==> flow/design.v <==
module PIEZO_reality_and_damedame(RESETN,CLK_1MHZ,A,T,SONG );
input RESETN,CLK_1MHZ,A,T;
output SONG;
reg SONG;
reg BUFF,BUFF2;
reg [10:0] freq,freq2;
reg [31:0] CNT_SOUND,CNT_SOUND2;
integer CLK_COUNT,CLK_COUNT2;
integer scale,scale2;
always @(*)
begin
if(A&&~T)
	SONG = BUFF;
else if(~A&&T)
	SONG = BUFF2;	
else 
	SONG =0;
end
always @( posedge CLK_1MHZ)
begin
	case(scale)
		-2: freq <= 0;
		-1: freq <= 0;
		0: freq <= 1012;	 
		1:	freq <= 1516;	  
		2:	freq <= 955;		  
		3: freq <= 1012;	  
		4: freq <= 1136;	  
		5: freq <= 1275;	  
		6: freq <= 1012;	  
		7: freq <= 0;	     
		8: freq <= 1607;	  
		9: freq <= 955;		  
		10: freq <= 1012;	  
		11: freq <= 1136;	  
		12: freq <= 1275;	  
		13: freq <= 1012;	  
		14: freq <= 675;	  
		15: freq <= 758;	  
		16: freq <= 1012;	  
		17: freq <= 0;	 	  
		18: freq <= 1516;	  
		19: freq <= 1351;	  
		20: freq <= 1275;	  
		21: freq <= 1012;	  
		22: freq <= 1136;	  
		23: freq <= 1204;	  
		24: freq <= 1136;	  
		25: freq <= 0;	  
		26: freq <= 1516;	  
		27: freq <= 758;	  
		28: freq <= 851;	  
		29: freq <= 902;	  
		30: freq <= 851;	  
		31: freq <= 0;	  
		32: freq <= 1275;	  
		33: freq <= 851;	  
		34: freq <= 955;	  
		35: freq <= 1012;	  
		36: freq <= 955;	  
		37: freq <= 1012;	  
		38: freq <= 1136;	  
		39: freq <= 0;	 	  
		40: freq <= 1012;	  
		41: freq <= 1516;	  
		42: freq <= 955;	  
		43: freq <= 1012;	  
		44: freq <= 1136;	  
		45: freq <= 1275;	  
		46: freq <= 1012;	  
		47: freq <= 0;	     
		48: freq <= 1607;	  
		49: freq <= 955;	 
		50: freq <= 1012;	  
		51: freq <= 1136;	  
		52: freq <= 1275;	  
		53: freq <= 1012;	  
		54: freq <= 675;	  
		55: freq <= 758;	  
		56: freq <= 1012;	  
		57: freq <= 0;	 	  
		58: freq <= 1516;	  
		59: freq <= 1351;	  
		60: freq <= 1275;	  
		61: freq <= 1012;	  
		62: freq <= 1136;	  
		63: freq <= 1204;	  
		64: freq <= 1136;	  
		65: freq <= 0;	  
		66: freq <= 1516;	  
		67: freq <= 758;	  
		68: freq <= 851;	  
		69: freq <= 902;	  
		70: freq <= 851;	  
		71: freq <= 0;	  
		72: freq <= 1275;	  
		73: freq <= 851;	  
		74: freq <= 955;	  
		75: freq <= 1012;	  
		76: freq <= 1136;	  
		77: freq <= 1275;	  
		78: freq <= 1275;	  
		79: freq <= 0;       
		default: freq <= 0;
	endcase
	case(scale2)
		-2: freq2 <= 0;
		-1: freq2 <= 0;	 
		0: freq2 <= 955;	  
		1: freq2 <= 851;	  
		2: freq2 <= 955;	  
		3: freq2 <= 758;	  
		4: freq2 <= 758;	  
		5: freq2 <= 758;	  
		6: freq2 <= 758;	  
		7: freq2 <= 758;	  
		8: freq2 <= 0;	  
		8: freq2 <= 0;	  
		9: freq2 <= 955;	  
		10: freq2 <= 955;	  
		11: freq2 <= 1012;	
		12: freq2 <= 1012;	
		13: freq2 <= 1012;	
		14: freq2 <= 1012;	
		15: freq2 <= 955;	 
		16: freq2 <= 955;	 
		17: freq2 <= 851;	 
		18: freq2 <= 851;	 
		19: freq2 <= 1136;	  
		20: freq2 <= 1275;	  
		21: freq2 <= 1275;	 
		22: freq2 <= 1275;	 
		23: freq2 <= 1275;	 
		24: freq2 <= 1275;	 
		25: freq2 <= 1275;	 
		26: freq2 <= 1275;	 
		27: freq2 <= 0;	  
		28: freq2 <= 0;	  
		29: freq2 <= 0;	  
		30: freq2 <= 0;	  
		31: freq2 <= 1275;	  
		32: freq2 <= 1431;	  
		33: freq2 <= 1516;	  
		34: freq2 <= 1431;	  
		35: freq2 <= 1431;	  
		36: freq2 <= 1431;	  
		37: freq2 <= 1431;	  
		38: freq2 <= 1431;	  
		39: freq2 <= 0;	  
		40: freq2 <= 0;	  
		41: freq2 <= 1136;	  
		42: freq2 <= 1136;	  
		43: freq2 <= 1012;	 
		44: freq2 <= 1012;	 
		45: freq2 <= 1012;	 
		46: freq2<= 1012;	 
		47: freq2<= 758;	  
		48: freq2 <= 758;	  
		49: freq2 <= 1012;	 
		50: freq2 <= 1012;	 
		51: freq2 <= 851;	 
		52:	freq2 <= 955;	 
		53:	freq2 <= 955;	 
		54:	freq2 <= 955;	 
		55:	freq2 <= 955;	 
		56:	freq2 <= 955;	 
		57:	freq2 <= 955;	 
		58:	freq2 <= 955;	 
		59:	freq2 <= 0;	  
		60:	freq2 <= 0;	  
		61:	freq2 <= 0;	  
		62:	freq2 <= 0;	  
		63:	freq2 <= 955;	 
		64:	freq2 <= 851;	 
		65:	freq2 <= 955;	 
		66:	freq2 <= 758;	  
		67:	freq2 <= 758;	  
		68:	freq2 <= 758;	  
		69:	freq2 <= 758;	  
		70:	freq2 <= 758;	  
		71:	freq2 <= 0;	  
		72:	freq2 <= 0;	  
		73:	freq2 <= 1136;	  
		74:	freq2 <= 1012;	 
		75:	freq2 <= 955;	 
		76:	freq2 <= 955;	 
		77:	freq2 <= 955;	 
		78:	freq2 <= 955;	 
		79:	freq2 <= 851;	 
		80:	freq2 <= 851;	 
		81:	freq2 <= 851;	 
		82:	freq2 <= 851;	 
		83:	freq2 <= 1275;	  
		84:	freq2 <= 1275;	  
		85:	freq2 <= 851;	 
		86:	freq2 <= 851;	 
		87:	freq2 <= 955;	 
		88:	freq2 <= 955;	 
		89:	freq2 <= 955;	 
		90:	freq2 <= 955;	 
		91:	freq2 <= 955;	 
		92:	freq2 <= 955;	 
		93:	freq2 <= 0;	  
		94:	freq2 <= 0;	  
		95:	freq2<= 0;	  
		96:	freq2<= 0;	  
		97:	freq2 <= 1516;	  
		98:	freq2 <= 1431;	  
		99:	freq2 <= 1275;	  
	100:	freq2 <= 1431;	  
	101:	freq2 <= 955;	 
	102:	freq2 <= 955;	 
	103:	freq2 <= 955;	 
	104:	freq2 <= 955;	 
	105:	freq2 <= 955;	 
	106:	freq2 <= 955;	 
	107:	freq2 <= 0;	  
	108:	freq2 <= 0;	  
	109:	freq2 <= 0;	  
	110:	freq2 <= 0;	  
	111:	freq2 <= 0;	  
	112:	freq2 <= 0;	  
	113:	freq2 <= 1516;	 
	114:	freq2<= 1431;	 
	115:	freq2 <= 1275;	  
	116:	freq2 <= 1431;	  
	117:	freq2 <= 851;	 
	118:	freq2 <= 851;	 
	119:	freq2 <= 851;	 
	120:	freq2 <= 851;	 
	121:	freq2 <= 851;	 
	122:	freq2 <= 851;	 
	123:	freq2 <= 0;	  
	124:	freq2 <= 0;	  
	125:	freq2 <= 0;	  
	126:	freq2 <= 0;	  
	127:	freq2 <= 851;	 
	128:	freq2 <= 955;	 
	129:	freq2 <= 1012;	 
	130:	freq2<= 955;	 
	default: freq <= 0;
	endcase		
end
always @(negedge RESETN or posedge CLK_1MHZ)
begin
	if(RESETN==1'b0)
		begin
				scale <= -2;
				BUFF <= 0;
				CNT_SOUND <= 0;
				CLK_COUNT <= 0;
		end
	else
		begin
			if(A)
				begin
					if( scale== -2 || scale == -1||
						 scale == 1|| scale == 2|| scale == 4|| scale == 5 || scale == 7 ||
						 scale == 8|| scale == 9|| scale == 11|| scale == 12|| scale == 15||
						 scale == 17|| scale == 18|| scale == 19|| scale == 20|| scale == 21||
						 scale ==23|| scale ==25|| scale == 26|| scale == 27|| scale == 29||
						 scale ==31|| scale ==32|| scale ==33|| scale ==35 || scale ==37 ||
						 scale ==41|| scale ==42|| scale == 44|| scale == 45|| scale == 47||
						 scale == 48|| scale == 49|| scale == 51|| scale == 52|| scale == 55||
						 scale ==57|| scale ==58|| scale == 59|| scale == 60|| scale == 61||
						 scale ==63|| scale ==65|| scale == 66|| scale == 67|| scale == 69||
						 scale ==71|| scale ==72|| scale == 73|| scale == 75 )
						 begin
								if( (CLK_COUNT < 300000) )         
									begin
										if(CNT_SOUND >= freq)   
											begin
												CNT_SOUND <= 0;   
												BUFF <= ~BUFF;					
												CLK_COUNT <= CLK_COUNT+1; 
											end				
										else   
											begin
												CNT_SOUND <=CNT_SOUND +1;  
												CLK_COUNT <= CLK_COUNT+1;
											end
									end						
								else  
									begin
										CLK_COUNT <= 0;	
										CNT_SOUND <= 0;	
										scale <= scale + 1;
									end
						end
					else if(scale == 3|| scale == 6|| scale ==10|| scale ==22 || scale ==24 ||
						 scale ==28|| scale ==30|| scale == 34|| scale == 39|| scale == 43||
						 scale == 46|| scale == 50|| scale == 62|| scale == 64|| scale == 68 ||scale == 70||
						 scale ==74|| scale ==77|| scale == 79)
							begin
								if( (CLK_COUNT < 600000) )         
									begin
										if(CNT_SOUND >= freq)   
											begin
												CNT_SOUND <= 0;   
												BUFF <= ~BUFF;					
												CLK_COUNT <= CLK_COUNT+1; 
											end				
										else   
											begin
												CNT_SOUND <=CNT_SOUND +1;  
												CLK_COUNT <= CLK_COUNT+1;
											end
									end						
								else  
									begin
										CLK_COUNT <= 0;	
										CNT_SOUND <= 0;
										scale <= scale + 1;
									end
							end	
					else if(scale == 0|| scale ==14|| scale ==36|| scale ==40 || scale ==54 ||
						 scale ==76)
						 begin
								if( (CLK_COUNT < 900000) )         
									begin
										if(CNT_SOUND >= freq)   
											begin
												CNT_SOUND <= 0;   
												BUFF <= ~BUFF;					
												CLK_COUNT <= CLK_COUNT+1; 
											end				
										else   
											begin
												CNT_SOUND <=CNT_SOUND +1;  
												CLK_COUNT <= CLK_COUNT+1;
											end
									end						
								else  
									begin
										CLK_COUNT <= 0;	
										CNT_SOUND <= 0;	
										scale <= scale + 1;
									end
							end
					else if(scale == 13|| scale ==16|| scale ==38|| scale ==53 || scale ==56 ||
						 scale ==78)
						 begin
								if( (CLK_COUNT < 1200000) )         
									begin
										if(CNT_SOUND >= freq)   
											begin
												CNT_SOUND <= 0;   
												BUFF <= ~BUFF;					
												CLK_COUNT <= CLK_COUNT+1; 
											end				
										else   
											begin
												CNT_SOUND <=CNT_SOUND +1;  
												CLK_COUNT <= CLK_COUNT+1;
											end
									end						
								else  
									begin
										CLK_COUNT <= 0;	
										CNT_SOUND <= 0;	
										scale <= scale + 1;
									end
						 end
					else       
						begin
							scale <= -2;
							BUFF  <= 0;
							CNT_SOUND <= 0;
							CLK_COUNT <= 0;
						end
				end
				else 
					begin
							scale <= -2;
							BUFF  <= 0;
							CNT_SOUND <= 0;
							CLK_COUNT <= 0;
					end
			end
end
always @(negedge RESETN or posedge CLK_1MHZ)
begin
	if(RESETN==1'b0)
		begin
				scale2<= -2;
				BUFF2 <= 0;
				CNT_SOUND2 <= 0;
				CLK_COUNT2 <= 0;
		end
	else
		begin	
			if(T)
				begin
					if(scale2 < 131) 
						begin
							if( (CLK_COUNT2 < 250000) )        
											begin
												if(CNT_SOUND2 >= freq2)   
													begin
														CNT_SOUND2 <= 0;   
														BUFF2 <= ~BUFF2;					
														CLK_COUNT2 <= CLK_COUNT2+1; 
													end				
												else   
													begin
														CNT_SOUND2 <=CNT_SOUND2 +1;  
														CLK_COUNT2 <= CLK_COUNT2+1;
													end
												end						
							else 
								begin
									CLK_COUNT2 <= 0;	
									CNT_SOUND2 <= 0;	
									scale2 <= scale2 + 1;
								end
						end
					else
						begin
							CLK_COUNT2 <= 0;	
							CNT_SOUND2 <= 0;	
							scale2 <= -2;
						end
				end
				else
					begin
						scale2<= -2;
						BUFF2 <= 0;
						CNT_SOUND2 <= 0;
						CLK_COUNT2 <= 0;
					end
	  end
end
endmodule
From RTL to reports: PIEZO_reality_and_damedame
What the tools print for PIEZO_reality_and_damedame, step after step.
Lines are those of the file above, counted from 1.
Cell names lack the library's common part.
{"block": "setup", "design": "PIEZO_reality_and_damedame", "clk_port": "CLK_1MHZ", "lib": "sky130hd", "lib_corner": "tt_025C_1v80"}

After elaboration
Counts by Yosys on the flattened word-level netlist (proc, flatten, opt, wreduce; memories kept). Register bits leave out memories and registers merged into their read ports (data or address). Print and check cells are left out.
{"block": "bits", "ff_bits": 216, "latch_bits": 0, "mem_bits_rw": 0, "romBits": 0, "clocked_rd_ports_x_width": 0, "n_memories": 0, "inputBits": 4, "word_cells": 487}
{"block": "classes", "add_sub_neg": 6, "multipliers": 0, "div": 0, "n_cmp": 8, "equal": 294, "shifts": 0, "n_mux": 56, "bitwise": 4, "reduce_logical": 109}
{"block": "op_table", "op": "equality test 32 x 7 -> 1 bit (second input constant)", "count": 109}
{"block": "op_table", "op": "equality test 32 x 6 -> 1 bit (second input constant)", "count": 77}
{"block": "op_table", "op": "2-to-1 mux 32 bit", "count": 38}
{"block": "op_table", "op": "equality test 32 x 5 -> 1 bit (second input constant)", "count": 37}
{"block": "op_table", "op": "equality test 32 x 4 -> 1 bit (second input constant)", "count": 20}
{"block": "op_table", "op": "equality test 32 x 8 -> 1 bit (second input constant)", "count": 19}
{"block": "op_table", "op": "equality test 32 x 3 -> 1 bit (second input constant)", "count": 9}
{"block": "op_table", "op": "equality test 32 x 2 -> 1 bit (second input constant)", "count": 6}
{"block": "op_table", "op": "OR reduction 133 bit", "count": 1}
{"block": "op_table", "op": "case mux 11 bit (select 12 bit)", "count": 1}
{"block": "op_table", "op": "adder 32 x 2 -> 32 bit (second input constant)", "count": 4}
{"block": "op_table", "op": "case mux 11 bit (select 9 bit)", "count": 1}
{"block": "op_table", "op": "equality test 32 x 1 -> 1 bit (second input constant)", "count": 3}
{"block": "op_table", "op": "zero test 32 bit", "count": 3}
{"block": "op_table", "op": "logical OR 1 bit", "count": 78}
{"block": "op_table", "op": "adder 32 x 1 -> 32 bit (second input constant)", "count": 2}
{"block": "op_table", "op": ">= comparator 32 x 11 -> 1 bit", "count": 2}
{"block": "op_table", "op": "< comparator 32 x 21 -> 1 bit (second input constant)", "count": 2}
{"block": "op_table", "op": "equality test 32 bit (second input constant)", "count": 2}
{"block": "op_table", "op": "OR reduction 12 bit", "count": 3}
{"block": "op_table", "op": "OR reduction 33 bit", "count": 1}
{"block": "op_table", "op": "< comparator 32 x 19 -> 1 bit (second input constant)", "count": 1}
{"block": "op_table", "op": "< comparator 32 x 20 -> 1 bit (second input constant)", "count": 1}
{"block": "op_table", "op": "< comparator 32 x 22 -> 1 bit (second input constant)", "count": 1}
{"block": "op_table", "op": "< comparator 32 x 9 -> 1 bit (second input constant)", "count": 1}
{"block": "op_table", "op": "OR reduction 10 bit", "count": 3}
{"block": "op_table", "op": "OR reduction 29 bit", "count": 1}
{"block": "op_table", "op": "OR reduction 18 bit", "count": 1}
Not listed: further kinds 21, cells in them 50.

Longest topological paths
Yosys ltp: most cells in a row. Word level: on the elaborated netlist, between registers, memories and ports. Mapped: between sequential cells and ports; inverters and the memories' decode and read muxes count.
{"block": "depth", "depth_word": 53, "abc_area": 1, "ltp_mapped": 21, "ltp_nobuf": 20}

Synthesis result
The flow's flattened synthesis, as Yosys stat reports it; memories are mapped. The netlist is that of the ABC_AREA named above (0 if unset); the other value can give another one.
Totals and module areas in this step are rounded.
{"block": "by_type", "cell": "dfrtp_1", "count": 132, "type_area_um2": 3.3E+03}
{"block": "by_type", "cell": "dfstp_2", "count": 62, "type_area_um2": 1.63E+03}
{"block": "by_type", "cell": "nor2_1", "count": 275, "type_area_um2": 1032.24}
{"block": "by_type", "cell": "nand2_1", "count": 271, "type_area_um2": 1.02E+03}
{"block": "by_type", "cell": "inv_1", "count": 208, "type_area_um2": 780.749}
{"block": "by_type", "cell": "nand3_1", "count": 126, "type_area_um2": 630.605}
{"block": "by_type", "cell": "ha_1", "count": 34, "type_area_um2": 425.408}
{"block": "by_type", "cell": "xor2_1", "count": 46, "type_area_um2": 402.886}
{"block": "by_type", "cell": "nand4_1", "count": 61, "type_area_um2": 381.616}
{"block": "by_type", "cell": "o21ai_0", "count": 68, "type_area_um2": 340.326}
{"block": "by_type", "cell": "edfxtp_1", "count": 11, "type_area_um2": 330.317}
{"block": "by_type", "cell": "nor3_1", "count": 57, "type_area_um2": 285.274}
{"block": "by_type", "cell": "a21oi_1", "count": 48, "type_area_um2": 240.23}
{"block": "by_type", "cell": "dfxtp_1", "count": 11, "type_area_um2": 220.211}
{"block": "by_type", "cell": "nor4_1", "count": 22, "type_area_um2": 137.632}
{"block": "by_type", "cell": "xnor2_1", "count": 14, "type_area_um2": 122.618}
{"block": "by_type", "cell": "inv_2", "count": 30, "type_area_um2": 112.608}
{"block": "by_type", "cell": "nand3_2", "count": 10, "type_area_um2": 100.096}
Not listed: further types 34, cells in them 122.
{"block": "synth_totals", "mapped_cells": 1608, "mapped_area_um2": 12000, "seq_area_um2": 5500, "ffs": 216, "n_buf": 27}

Worst setup path after synthesis
OpenSTA on the mapped netlist: ideal clock, no wires. The path of least setup slack (recovery checks aside). Input and output delay are each 20% of the period. Register names are those of the netlist, which keeps one name where synthesis merged equal registers.
{"block": "synth_timing", "kind": "input to output", "from": "input A", "to": "output SONG", "clock_period_ns": 10.0, "input_delay_ns": 2.000, "out_delay_ns": 2.000, "t_first_pin_ns": 2.000, "t_arrival_ns": 2.572, "slack_ns": 5.428, "delay_ns": 0.572, "path_stages": 2, "path_buffers": 1, "period_less_setup_slack_ns": 4.572}
"delay_ns" is the arrival time less input delay plus setup time.
At an output port there is no setup time.
"path_stages": output pins that drive a net of the path, with the launching flip-flop's if there is one; two outputs of one cell count as two.
"period_less_setup_slack_ns" is the clock period less the worst setup slack; recovery checks do not enter. This is arithmetic on one report: input and output delays are still those of the set period (20% each).
Between the ends stands the longest chain of elaborated cells between them, by number of cells; it is not shown to be the way that was timed. Of several equally long chains one is given.
A line is the first line of the expression or statement that the cell stems from. Yosys adds cells for indexed reads and writes and turns some case tables into memories.
{"block": "synth_via", "cell_sequence": "clkbuf_1 > o31ai_1", "elab_chain_cells": 4, "cone_cells": 5}
{"block": "synth_rtl", "element": "start, declared", "line": 2, "text": "input RESETN,CLK_1MHZ,A,T;"}
{"block": "synth_rtl", "element": "NOT 1 bit", "line": 14, "text": "else if(~A&&T)"}
{"block": "synth_rtl", "element": "logical AND 1 bit", "line": 14}
{"block": "synth_rtl", "element": "2-to-1 mux 1 bit", "line": 14}
{"block": "synth_rtl", "element": "2-to-1 mux 1 bit", "line": 12, "text": "if(A&&~T)"}
{"block": "synth_rtl", "element": "end, declared", "line": 3, "text": "output SONG;"}

Path in the finished layout
From the final timing report of entry A: the path of least setup slack in the routed layout; clock arrival at registers is part of the times.
{"block": "layout_timing", "kind": "input to output", "from": "input A", "to": "output SONG", "clock_period_ns": 8.73, "input_delay_ns": 1.75, "out_delay_ns": 1.75, "t_first_pin_ns": 1.75, "t_arrival_ns": 3.56, "slack_ns": 3.42, "path_stages": 4, "path_buffers": 2}
Between the ends stands the longest chain of elaborated cells between them, by number of cells; it is not shown to be the way that was timed. Of several equally long chains one is given.
{"block": "layout_via", "cell_sequence": "clkdlybuf4s50_1 > nand3_1 > o31ai_1 > clkdlybuf4s50_1", "elab_chain_cells": 4, "cone_cells": 5}
{"block": "layout_rtl", "element": "start, declared", "line": 2, "text": "input RESETN,CLK_1MHZ,A,T;"}
{"block": "layout_rtl", "element": "NOT 1 bit", "line": 14, "text": "else if(~A&&T)"}
{"block": "layout_rtl", "element": "logical AND 1 bit", "line": 14}
{"block": "layout_rtl", "element": "2-to-1 mux 1 bit", "line": 14}
{"block": "layout_rtl", "element": "2-to-1 mux 1 bit", "line": 12, "text": "if(A&&~T)"}
{"block": "layout_rtl", "element": "end, declared", "line": 3, "text": "output SONG;"}

PIEZO_reality_and_damedame through Yosys and OpenROAD on sky130hd: 5 stored runs, unordered, with their settings and measured results. The constraints put input and output delay at 20% of the set period each and load the outputs with 0.01 pF.
"period_less_ws_ns": clock period set for the run, less the worst setup slack. It is reckoned from that one timing run; input and output delays stay at 20% of the period that was set.
"worst_path_time_ns": the worst setup path's part of the clock period (all of it between registers, 20% less for each end at a port) less its slack. A launch clock that arrives late makes it longer, a capture clock that arrives late makes it shorter.
Results are given in rounded form.

{"run": "entry A", "settings": { "ABC_AREA": 1, "CAP_MARGIN": 30, "CELL_PAD_IN_SITES_DETAIL_PLACEMENT": 2, "CORE_ASPECT_RATIO": 1.81, "CORE_UTILIZATION": 44, "CTS_CLUSTER_DIAMETER": 321, "CTS_CLUSTER_SIZE": 31, "GPL_ROUTABILITY_DRIVEN": 0, "HOLD_SLACK_MARGIN": -0.03, "MAX_ROUTING_LAYER": "met4", "SLEW_MARGIN": 15, "period_ns": 8.73, "CORE_MARGIN": 2 }, "results": { "yosys.chip_area_um2": 12000, "die_um2": 30000, "stdcell_area_um2": 13000, "finalUtil_frac": 0.48, "setup_ws_ns": 3.4, "setup_tns_ns": 0.000, "period_less_ws_ns": 5.308, "worst_path_time_ns": 1.82, "worst_setup_path_type": "input to output" }}
{"run": "entry B", "settings": { "period_ns": 5.36, "CAP_MARGIN": 20, "CORE_MARGIN": 2, "CORE_UTILIZATION": 40, "SLEW_MARGIN": 20 }, "results": { "yosys.chip_area_um2": 12000, "die_um2": 31000, "stdcell_area_um2": 13000, "finalUtil_frac": 0.45, "setup_ws_ns": 1.3, "setup_tns_ns": 0.000, "period_less_ws_ns": 4.054, "worst_path_time_ns": 4.05, "worst_setup_path_type": "register to register" }}
{"run": "entry C", "settings": { "SETUP_SLACK_MARGIN": 0.62, "period_ns": 5.36, "CAP_MARGIN": 20, "CORE_MARGIN": 2, "CORE_UTILIZATION": 40, "SLEW_MARGIN": 20 }, "results": { "yosys.chip_area_um2": 12000, "die_um2": 31000, "stdcell_area_um2": 13000, "finalUtil_frac": 0.45, "setup_ws_ns": 1.3, "setup_tns_ns": 0.000, "period_less_ws_ns": 4.054, "worst_path_time_ns": 4.05, "worst_setup_path_type": "register to register" }}
{"run": "entry D", "settings": { "ABC_AREA": 0, "CAP_MARGIN": 0, "CORE_ASPECT_RATIO": 0.63, "CORE_MARGIN": 3, "CORE_UTILIZATION": 19, "CTS_CLUSTER_DIAMETER": 27, "CTS_CLUSTER_SIZE": 52, "GPL_ROUTABILITY_DRIVEN": 0, "HOLD_SLACK_MARGIN": 0.19, "PLACE_DENSITY_LB_ADDON": 0.16, "SLEW_MARGIN": 5, "period_ns": 3.59 }, "results": { "yosys.chip_area_um2": 12000, "die_um2": 65000, "stdcell_area_um2": 15000, "finalUtil_frac": 0.25, "setup_ws_ns": 0.19, "setup_tns_ns": 0.000, "period_less_ws_ns": 3.400, "worst_path_time_ns": 3.40, "worst_setup_path_type": "register to register" }}
{"run": "entry E", "settings": { "ABC_AREA": 1, "CAP_MARGIN": 25, "CELL_PAD_IN_SITES_GLOBAL_PLACEMENT": 3, "CORE_ASPECT_RATIO": 0.63, "CORE_MARGIN": 3, "CORE_UTILIZATION": 19, "CTS_CLUSTER_DIAMETER": 27, "CTS_CLUSTER_SIZE": 52, "GPL_ROUTABILITY_DRIVEN": 0, "HOLD_SLACK_MARGIN": 0.19, "MAX_ROUTING_LAYER": "met4", "PLACE_DENSITY_LB_ADDON": 0.05, "SLEW_MARGIN": 5, "period_ns": 3.59 }, "results": { "yosys.chip_area_um2": 12000, "die_um2": 68000, "stdcell_area_um2": 16000, "finalUtil_frac": 0.25, "setup_ws_ns": 0.43, "setup_tns_ns": 0.000, "period_less_ws_ns": 3.163, "worst_path_time_ns": 3.16, "worst_setup_path_type": "register to register" }}
